==> flow/design.v <==
module jt49_dcrm2 #(parameter sw=8) (
    input                clk,
    input                cen,
    input                rst,
    input         [sw-1:0]  din,
    output signed [sw-1:0]  dout
);
localparam dw=10;  
reg  signed [sw+dw:0] integ, exact, error;
reg  signed [sw:0] pre_dout;
reg signed [sw:0] q;
always @(*) begin
    exact = integ+error;
    q = exact[sw+dw:dw];
    pre_dout  = { 1'b0, din } - q;
end
assign dout = pre_dout[sw-1:0];
always @(posedge clk)
    if( rst ) begin
        integ <= {sw+dw+1{1'b0}};
        error <= {sw+dw+1{1'b0}};
    end else if( cen ) begin
        integ <= integ + pre_dout;  
        error <= exact-{q, {dw{1'b0}}};
    end
endmodule
module iir_1st_order
#(
	parameter COEFF_WIDTH = 18,
	parameter COEFF_SCALE = 15,
	parameter DATA_WIDTH  = 16,
	parameter COUNT_BITS  = 10
)
(
	input clk,
	input reset,
	input [COUNT_BITS - 1 : 0] div,
	input signed [COEFF_WIDTH - 1 : 0] A2, B1, B2,
   input signed [DATA_WIDTH - 1 :0] in,
   output [DATA_WIDTH - 1:0] out
);
	reg signed [DATA_WIDTH-1:0] x0,x1,y0;
	reg signed [DATA_WIDTH + COEFF_WIDTH - 1 : 0] out32;
	reg [COUNT_BITS - 1:0] count;
	assign out = y0;
	always @ (*) begin
		out32 <= (B1*x0 + B2*x1) - A2*y0;  
	end
	always @ (posedge clk) begin
		if(reset) begin
			count <= 0;
			x0 <= 0;
			x1 <= 0;
			y0 <= 0;
		end
		else begin
			count <= count + 1'd1;
			if (count == div - 1) begin
					count <= 0;
					y0 <= {out32[DATA_WIDTH + COEFF_WIDTH - 1] , out32[COEFF_SCALE + DATA_WIDTH - 2 : COEFF_SCALE]};
					x1 <= x0;
					x0 <= in;
			end
		end
	end
endmodule  
module iir_2nd_order
#(
	parameter COEFF_WIDTH = 18,
	parameter COEFF_SCALE = 14,
	parameter DATA_WIDTH  = 16,
	parameter COUNT_BITS  = 10
)
(
	input clk,
	input reset,
	input [COUNT_BITS - 1 : 0] div,
	input signed [COEFF_WIDTH - 1 : 0] A2, A3, B1, B2, B3,
   input signed [DATA_WIDTH - 1 : 0] in,
   output [DATA_WIDTH - 1 : 0] out
);
	reg signed [DATA_WIDTH-1 : 0] x0,x1,x2;
	reg signed [DATA_WIDTH-1 : 0] y0,y1;
	reg signed [(DATA_WIDTH + COEFF_WIDTH - 1) : 0] out32;
	reg [COUNT_BITS : 0] count;
	assign out = y0;
	always @ (*) begin
		out32 <= (B1*x0 + B2*x1 + B3*x2) - (A2*y0 + A3*y1);  
	end
	always @ (posedge clk) begin
		if(reset) begin
			count <=  0;
			x0 <= 0;
			x1 <= 0;
			x2 <= 0;
			y0 <= 0;
			y1 <= 0; 
		end
		else begin
			count <= count + 1'd1;
			if (count == div - 1) begin
					count <= 0;
					y1 <= y0;
					y0 <= {out32[DATA_WIDTH + COEFF_WIDTH - 1] , out32[(DATA_WIDTH + COEFF_SCALE - 2) : COEFF_SCALE]};
					x2 <= x1;
					x1 <= x0;
					x0 <= in;
			end
		end
	end
endmodule  
module arkanoid_lpf(
	input clk,
	input reset,
	input signed [15:0] in,
	output signed [15:0] out);
	wire [9:0] div = 10'd256;  
	wire signed [17:0] A2;
	wire signed [17:0] B2;
	wire signed [17:0] B1;
	wire signed [15:0] audio_post_lpf1;
	assign A2 = -18'd18211;
	assign B1 = 18'd7278;
	assign B2 = 18'd7278;
	iir_1st_order lpf6db(.clk(clk),
								.reset(reset),
								.div(div),
								.A2(A2),
								.B1(B1),
								.B2(B2),
								.in(in),
								.out(audio_post_lpf1)); 
	assign out = audio_post_lpf1;
endmodule
module arkanoid_audio
(
	input                clk_48m,
	input                reset,       
	input          [9:0] sound_raw,   
	input                pause,
	input                vol_boost,
	output signed [15:0] sound
);
reg [8:0] div;
always @(posedge clk_48m) begin
	if(!reset)
		div <= 9'd0;
	else
		div <= div + 9'd1;
end
wire dcrm_cen = !div;
wire signed [15:0] sound_dcrm;
jt49_dcrm2 #(16) dcrm
(
	.clk(clk_48m),
	.cen(dcrm_cen),
	.rst(~reset),
	.din({5'd0, sound_raw}),
	.dout(sound_dcrm)
);
wire signed [15:0] sound_filtered;
arkanoid_lpf lpf
(
	.clk(clk_48m),
	.reset(~reset),
	.in(sound_dcrm),
	.out(sound_filtered)
);
assign sound = pause ? 16'd0 : vol_boost ? (sound_filtered <<< 16'd5) : (sound_filtered <<< 16'd4);
endmodule
From RTL to reports: arkanoid_audio
What the tools print for arkanoid_audio, step after step.
Line numbers count from 1 in the design file above.
A cell with -- has no value.

set-up
  design top = arkanoid_audio
  clock = clk_48m
  standard-cell library = sky130hd
  corner = tt_025C_1v80

Elaborated design
Source: Yosys, flattened and elaborated, memories not mapped. Widths are those after wreduce. Registers that Yosys merges into a memory's read port (data or address) are not register bits. Print and check cells do not count. Equal cells are merged and count once.

operators by class
  add/sub/neg operators = 8
  shifts and indexed selects = 0
  reduce/logical cells = 2
  bitwise gates (word level) = 1
  divide/modulo/power cells = 0
  multipliers = 3
  $lt $le $gt $ge = 0
  equality and inequality tests = 1
  muxes and demuxes = 2

operators by type and width
  cell                                                   count
  multiplier 13 x 16 -> 29 bit (first input constant)    2
  multiplier 16 x 16 -> 32 bit (first input constant)    1
  subtractor 31 x 32 -> 33 bit                           1
  2-to-1 mux 16 bit                                      2
  adder 30 x 30 -> 31 bit                                1
  adder 27 x 17 -> 27 bit                                1
  adder 27 bit                                           1
  subtractor 27 bit                                      1
  subtractor 10 x 17 -> 17 bit                           1
  adder 10 x 1 -> 10 bit (second input constant)         1
  equality test 10 x 8 -> 1 bit (second input constant)  1
  adder 9 x 1 -> 9 bit (second input constant)           1
  zero test 9 bit                                        1
  OR reduction 2 bit                                     1
  NOT 1 bit                                              1

bit counts
  memory bits (writable) = 0
  output and inout port bits = 16
  bits of input ports = 14
  latch bits = 0
  register bits = 121
  clocked read ports x word width = 0
  elaborated cells = 24
  memory bits (read-only) = 0
  memory cells = 0

Logic depth
Depth = most cells in a row (Yosys ltp): at word level without a register or memory, in the mapped netlist without a sequential cell, where the memories' decode and read muxes count.

depth
  depth in word-level cells = 3
  ABC_AREA = 1
  gate-level depth with buffers = 44
  mapped depth without buffers = 44

Netlist
The flow's flattened synthesis, as Yosys stat reports it; memories are mapped. The netlist is that of the ABC_AREA named above (0 if unset); the other value can give another one.

cell types
  type                       count  area in all (µm²)
  sky130_fd_sc_hd__fa_1      355    7.11E+03
  sky130_fd_sc_hd__ha_1      336    4.2E+03
  sky130_fd_sc_hd__inv_1     761    2856.49
  sky130_fd_sc_hd__dfxtp_1   104    2.08E+03
  sky130_fd_sc_hd__nand2_1   324    1.22E+03
  sky130_fd_sc_hd__a21oi_1   169    845.811
  sky130_fd_sc_hd__xor2_1    94     823.29
  sky130_fd_sc_hd__nor2_1    172    645.619
  sky130_fd_sc_hd__o21ai_0   116    580.557
  sky130_fd_sc_hd__xnor2_1   51     446.678
  sky130_fd_sc_hd__nand3_1   88     440.422
  sky130_fd_sc_hd__nor3_1    28     140.134
  sky130_fd_sc_hd__nand4_1   22     137.632
  sky130_fd_sc_hd__o22ai_1   20     125.12
  sky130_fd_sc_hd__a21o_1    16     120.115
  sky130_fd_sc_hd__a211oi_1  15     112.608
  sky130_fd_sc_hd__o211ai_1  15     112.608
  sky130_fd_sc_hd__a31oi_1   15     93.84

Not listed: further types 38, cells in them 136.

mapped netlist
  chip area (Yosys) = 23037.1 µm²
  cell count = 2837
  sequential area = 2082.0 µm²
  mapped flip-flops = 104
  buffer cells = 30

Timing after synthesis
Path of least setup slack by OpenSTA after synthesis, without wires, with an ideal clock, recovery checks aside; 20% of the period is set as input and as output delay. Where synthesis merged equal registers, the netlist keeps one of their names.

timing path after synthesis
  path kind = register -> register
  start point = register lpf.lpf6db.x0[14]
  end point = register lpf.lpf6db.y0[14]
  data required time = 19.885 ns
  arrival = 8.533 ns
  stages on the path = 42
  path delay = 8.648 ns
  setup time = 0.115 ns
  period = 20.0 ns
  setup slack = 11.352 ns
  time at the first pin = 0.000 ns
  path buffers = 0
  synthesis period reached = 8.648 ns

"path delay" is the arrival time less input delay plus setup time.
"stages on the path": output pins that drive a net of the path, with the launching flip-flop's if there is one; two outputs of one cell count as two.
"synthesis period reached" = period - worst setup slack (recovery checks aside). The figure is calculated, with input and output delays left at 20% of the set period.
Between the ends stands the longest chain of elaborated cells between them, by number of cells; it is not shown to be the way that was timed. Of several equally long chains one is given.
Each line given opens the expression or statement behind the cell; cells for indexed reads and writes are added by Yosys, which also makes memories of some case tables.

between the ends, after synthesis
  cell sequence = sky130_fd_sc_hd__dfxtp_1 sky130_fd_sc_hd__inv_1 sky130_fd_sc_hd__ha_1 sky130_fd_sc_hd__inv_1 sky130_fd_sc_hd__ha_1 sky130_fd_sc_hd__inv_1 sky130_fd_sc_hd__nand2_1 sky130_fd_sc_hd__nand2_1 sky130_fd_sc_hd__fa_1 sky130_fd_sc_hd__inv_1 sky130_fd_sc_hd__fa_1 sky130_fd_sc_hd__inv_1 sky130_fd_sc_hd__fa_1 sky130_fd_sc_hd__inv_1 sky130_fd_sc_hd__ha_1 sky130_fd_sc_hd__nand2_1 sky130_fd_sc_hd__nor3_1 sky130_fd_sc_hd__nor2_1 [6 not listed] sky130_fd_sc_hd__xnor2_1 sky130_fd_sc_hd__fa_1 sky130_fd_sc_hd__inv_1 sky130_fd_sc_hd__fa_1 sky130_fd_sc_hd__fa_1 sky130_fd_sc_hd__fa_1 sky130_fd_sc_hd__fa_1 sky130_fd_sc_hd__fa_1 sky130_fd_sc_hd__inv_1 sky130_fd_sc_hd__ha_1 sky130_fd_sc_hd__nand2_1 sky130_fd_sc_hd__nor3_1 sky130_fd_sc_hd__nor3b_1 sky130_fd_sc_hd__nand3_1 sky130_fd_sc_hd__nand3_1 sky130_fd_sc_hd__nand2_1 sky130_fd_sc_hd__o21ai_0 sky130_fd_sc_hd__inv_1
  cells in the longest elaborated chain = 3
  elaborated cells on any way between the ends = 3
  source lines of those cells = 1
  classes of those cells = add/sub (2); mul (1)

ends and longest elaborated chain, after synthesis
  what                          line  source
  start: declaration            42    reg signed [DATA_WIDTH-1:0] x0,x1,y0;
  start: assignment             52    x0 <= 0;
  start: assignment             62    x0 <= in;
  multiplier 13 x 16 -> 29 bit  47    out32 <= (B1*x0 + B2*x1) - A2*y0;
  adder 30 x 30 -> 31 bit       47
  subtractor 31 x 32 -> 33 bit  47
  end: assignment               54    y0 <= 0;
  end: assignment               60    y0 <= {out32[DATA_WIDTH + COEFF_WIDTH - 1] , out32[COEFF_SCALE + DATA_WIDTH - 2 : COEFF_SCALE]};
  end: declaration              42

Timing after layout
From the final timing report of run A: the path of least setup slack in the routed layout; clock arrival at registers is part of the times.

timing path post-layout
  path kind = register -> register
  start point = register lpf.lpf6db.x0[5]
  end point = register lpf.lpf6db.y0[14]
  arrival = 10.04 ns
  setup time = 0.05 ns
  period = 8.89 ns
  data required time = 9.25 ns
  setup slack = -0.79 ns
  path buffers = 3
  time at the first pin = 0.40 ns
  stages on the path = 37

Between the ends stands the longest chain of elaborated cells between them, by number of cells; it is not shown to be the way that was timed. Of several equally long chains one is given.

between the ends, post-layout
  cell sequence = sky130_fd_sc_hd__dfxtp_4 sky130_fd_sc_hd__ha_4 sky130_fd_sc_hd__inv_1 sky130_fd_sc_hd__fa_1 sky130_fd_sc_hd__inv_2 sky130_fd_sc_hd__buf_4 sky130_fd_sc_hd__fa_1 sky130_fd_sc_hd__fa_1 sky130_fd_sc_hd__inv_2 sky130_fd_sc_hd__fa_1 sky130_fd_sc_hd__inv_2 sky130_fd_sc_hd__ha_4 sky130_fd_sc_hd__nand2_4 sky130_fd_sc_hd__inv_4 sky130_fd_sc_hd__nand3_4 sky130_fd_sc_hd__nor3_4 sky130_fd_sc_hd__nand4_1 sky130_fd_sc_hd__nand3_2 sky130_fd_sc_hd__buf_4 sky130_fd_sc_hd__a41oi_4 sky130_fd_sc_hd__xor2_2 sky130_fd_sc_hd__fa_1 sky130_fd_sc_hd__fa_1 sky130_fd_sc_hd__fa_1 sky130_fd_sc_hd__fa_1 sky130_fd_sc_hd__fa_1 sky130_fd_sc_hd__fa_1 sky130_fd_sc_hd__inv_2 sky130_fd_sc_hd__ha_4 sky130_fd_sc_hd__inv_2 sky130_fd_sc_hd__nor3_4 sky130_fd_sc_hd__nor3b_4 sky130_fd_sc_hd__nand3_2 sky130_fd_sc_hd__buf_6 sky130_fd_sc_hd__a21oi_2 sky130_fd_sc_hd__o21ai_1 sky130_fd_sc_hd__inv_1
  cells in the longest elaborated chain = 3
  elaborated cells on any way between the ends = 3
  source lines of those cells = 1
  classes of those cells = add/sub (2); mul (1)

ends and longest elaborated chain, post-layout
  what                          line  source
  start: declaration            42    reg signed [DATA_WIDTH-1:0] x0,x1,y0;
  start: assignment             52    x0 <= 0;
  start: assignment             62    x0 <= in;
  multiplier 13 x 16 -> 29 bit  47    out32 <= (B1*x0 + B2*x1) - A2*y0;
  adder 30 x 30 -> 31 bit       47
  subtractor 31 x 32 -> 33 bit  47
  end: assignment               54    y0 <= 0;
  end: assignment               60    y0 <= {out32[DATA_WIDTH + COEFF_WIDTH - 1] , out32[COEFF_SCALE + DATA_WIDTH - 2 : COEFF_SCALE]};
  end: declaration              42

Lab notebook: arkanoid_audio

Measured data: module arkanoid_audio, platform sky130hd, 3 stored runs of the flow under differing settings, order arbitrary. Input and output delays are each 20% of the period that was set; the output load is 0.01 pF.
By "achieved period" is meant the clock period of the run minus its worst setup slack. This is arithmetic on one report: input and output delays are still those of the set period (20% each).
"critical path time" means the part of the period allowed to the worst setup path (the constraints hold back 20% at inputs and 20% at outputs) less its slack; where the path has registers, the arrival times of their clocks count too.
A setting shown as n/a is not set for that run.

setting or result                       run A                 run B                 run C
ABC_AREA                                1                     n/a                   1
CELL_PAD_IN_SITES_DETAIL_PLACEMENT      2                     2                     2
CELL_PAD_IN_SITES_GLOBAL_PLACEMENT      3                     n/a                   n/a
CORE_ASPECT_RATIO                       1.01                  0.89                  n/a
CORE_MARGIN                             4                     4                     2
CORE_UTILIZATION                        20                    20                    40
CTS_CLUSTER_DIAMETER                    251                   n/a                   n/a
CTS_CLUSTER_SIZE                        55                    55                    n/a
GPL_ROUTABILITY_DRIVEN                  0                     0                     n/a
HOLD_SLACK_MARGIN                       0.12                  0.12                  0.19
MAX_ROUTING_LAYER                       met4                  met4                  n/a
MIN_ROUTING_LAYER                       met1                  met2                  n/a
PLACE_DENSITY                           0.94                  n/a                   n/a
SLEW_MARGIN                             40                    5                     20
TNS_END_PERCENT                         50                    n/a                   n/a
period_ns                               8.89                  8.89                  20.0
CAP_MARGIN                              20                    20                    20
PLACE_DENSITY_LB_ADDON                  n/a                   0.09                  n/a
area of the synthesized netlist (µm²)   23037.1               22181.3               23037.1
die area (µm²)                          120679.0              116307.0              59528.7
standard-cell area after routing (µm²)  28772.6               27381.3               24424.7
smallest setup slack (ns)               -0.788                -0.765                8.686
worst hold slack after layout (ns)      0.462                 0.466                 0.489
achieved period (ns)                    9.678                 9.655                 11.314
critical path time (ns)                 9.68                  9.66                  11.31
type of the worst setup path            register -> register  register -> register  register -> register
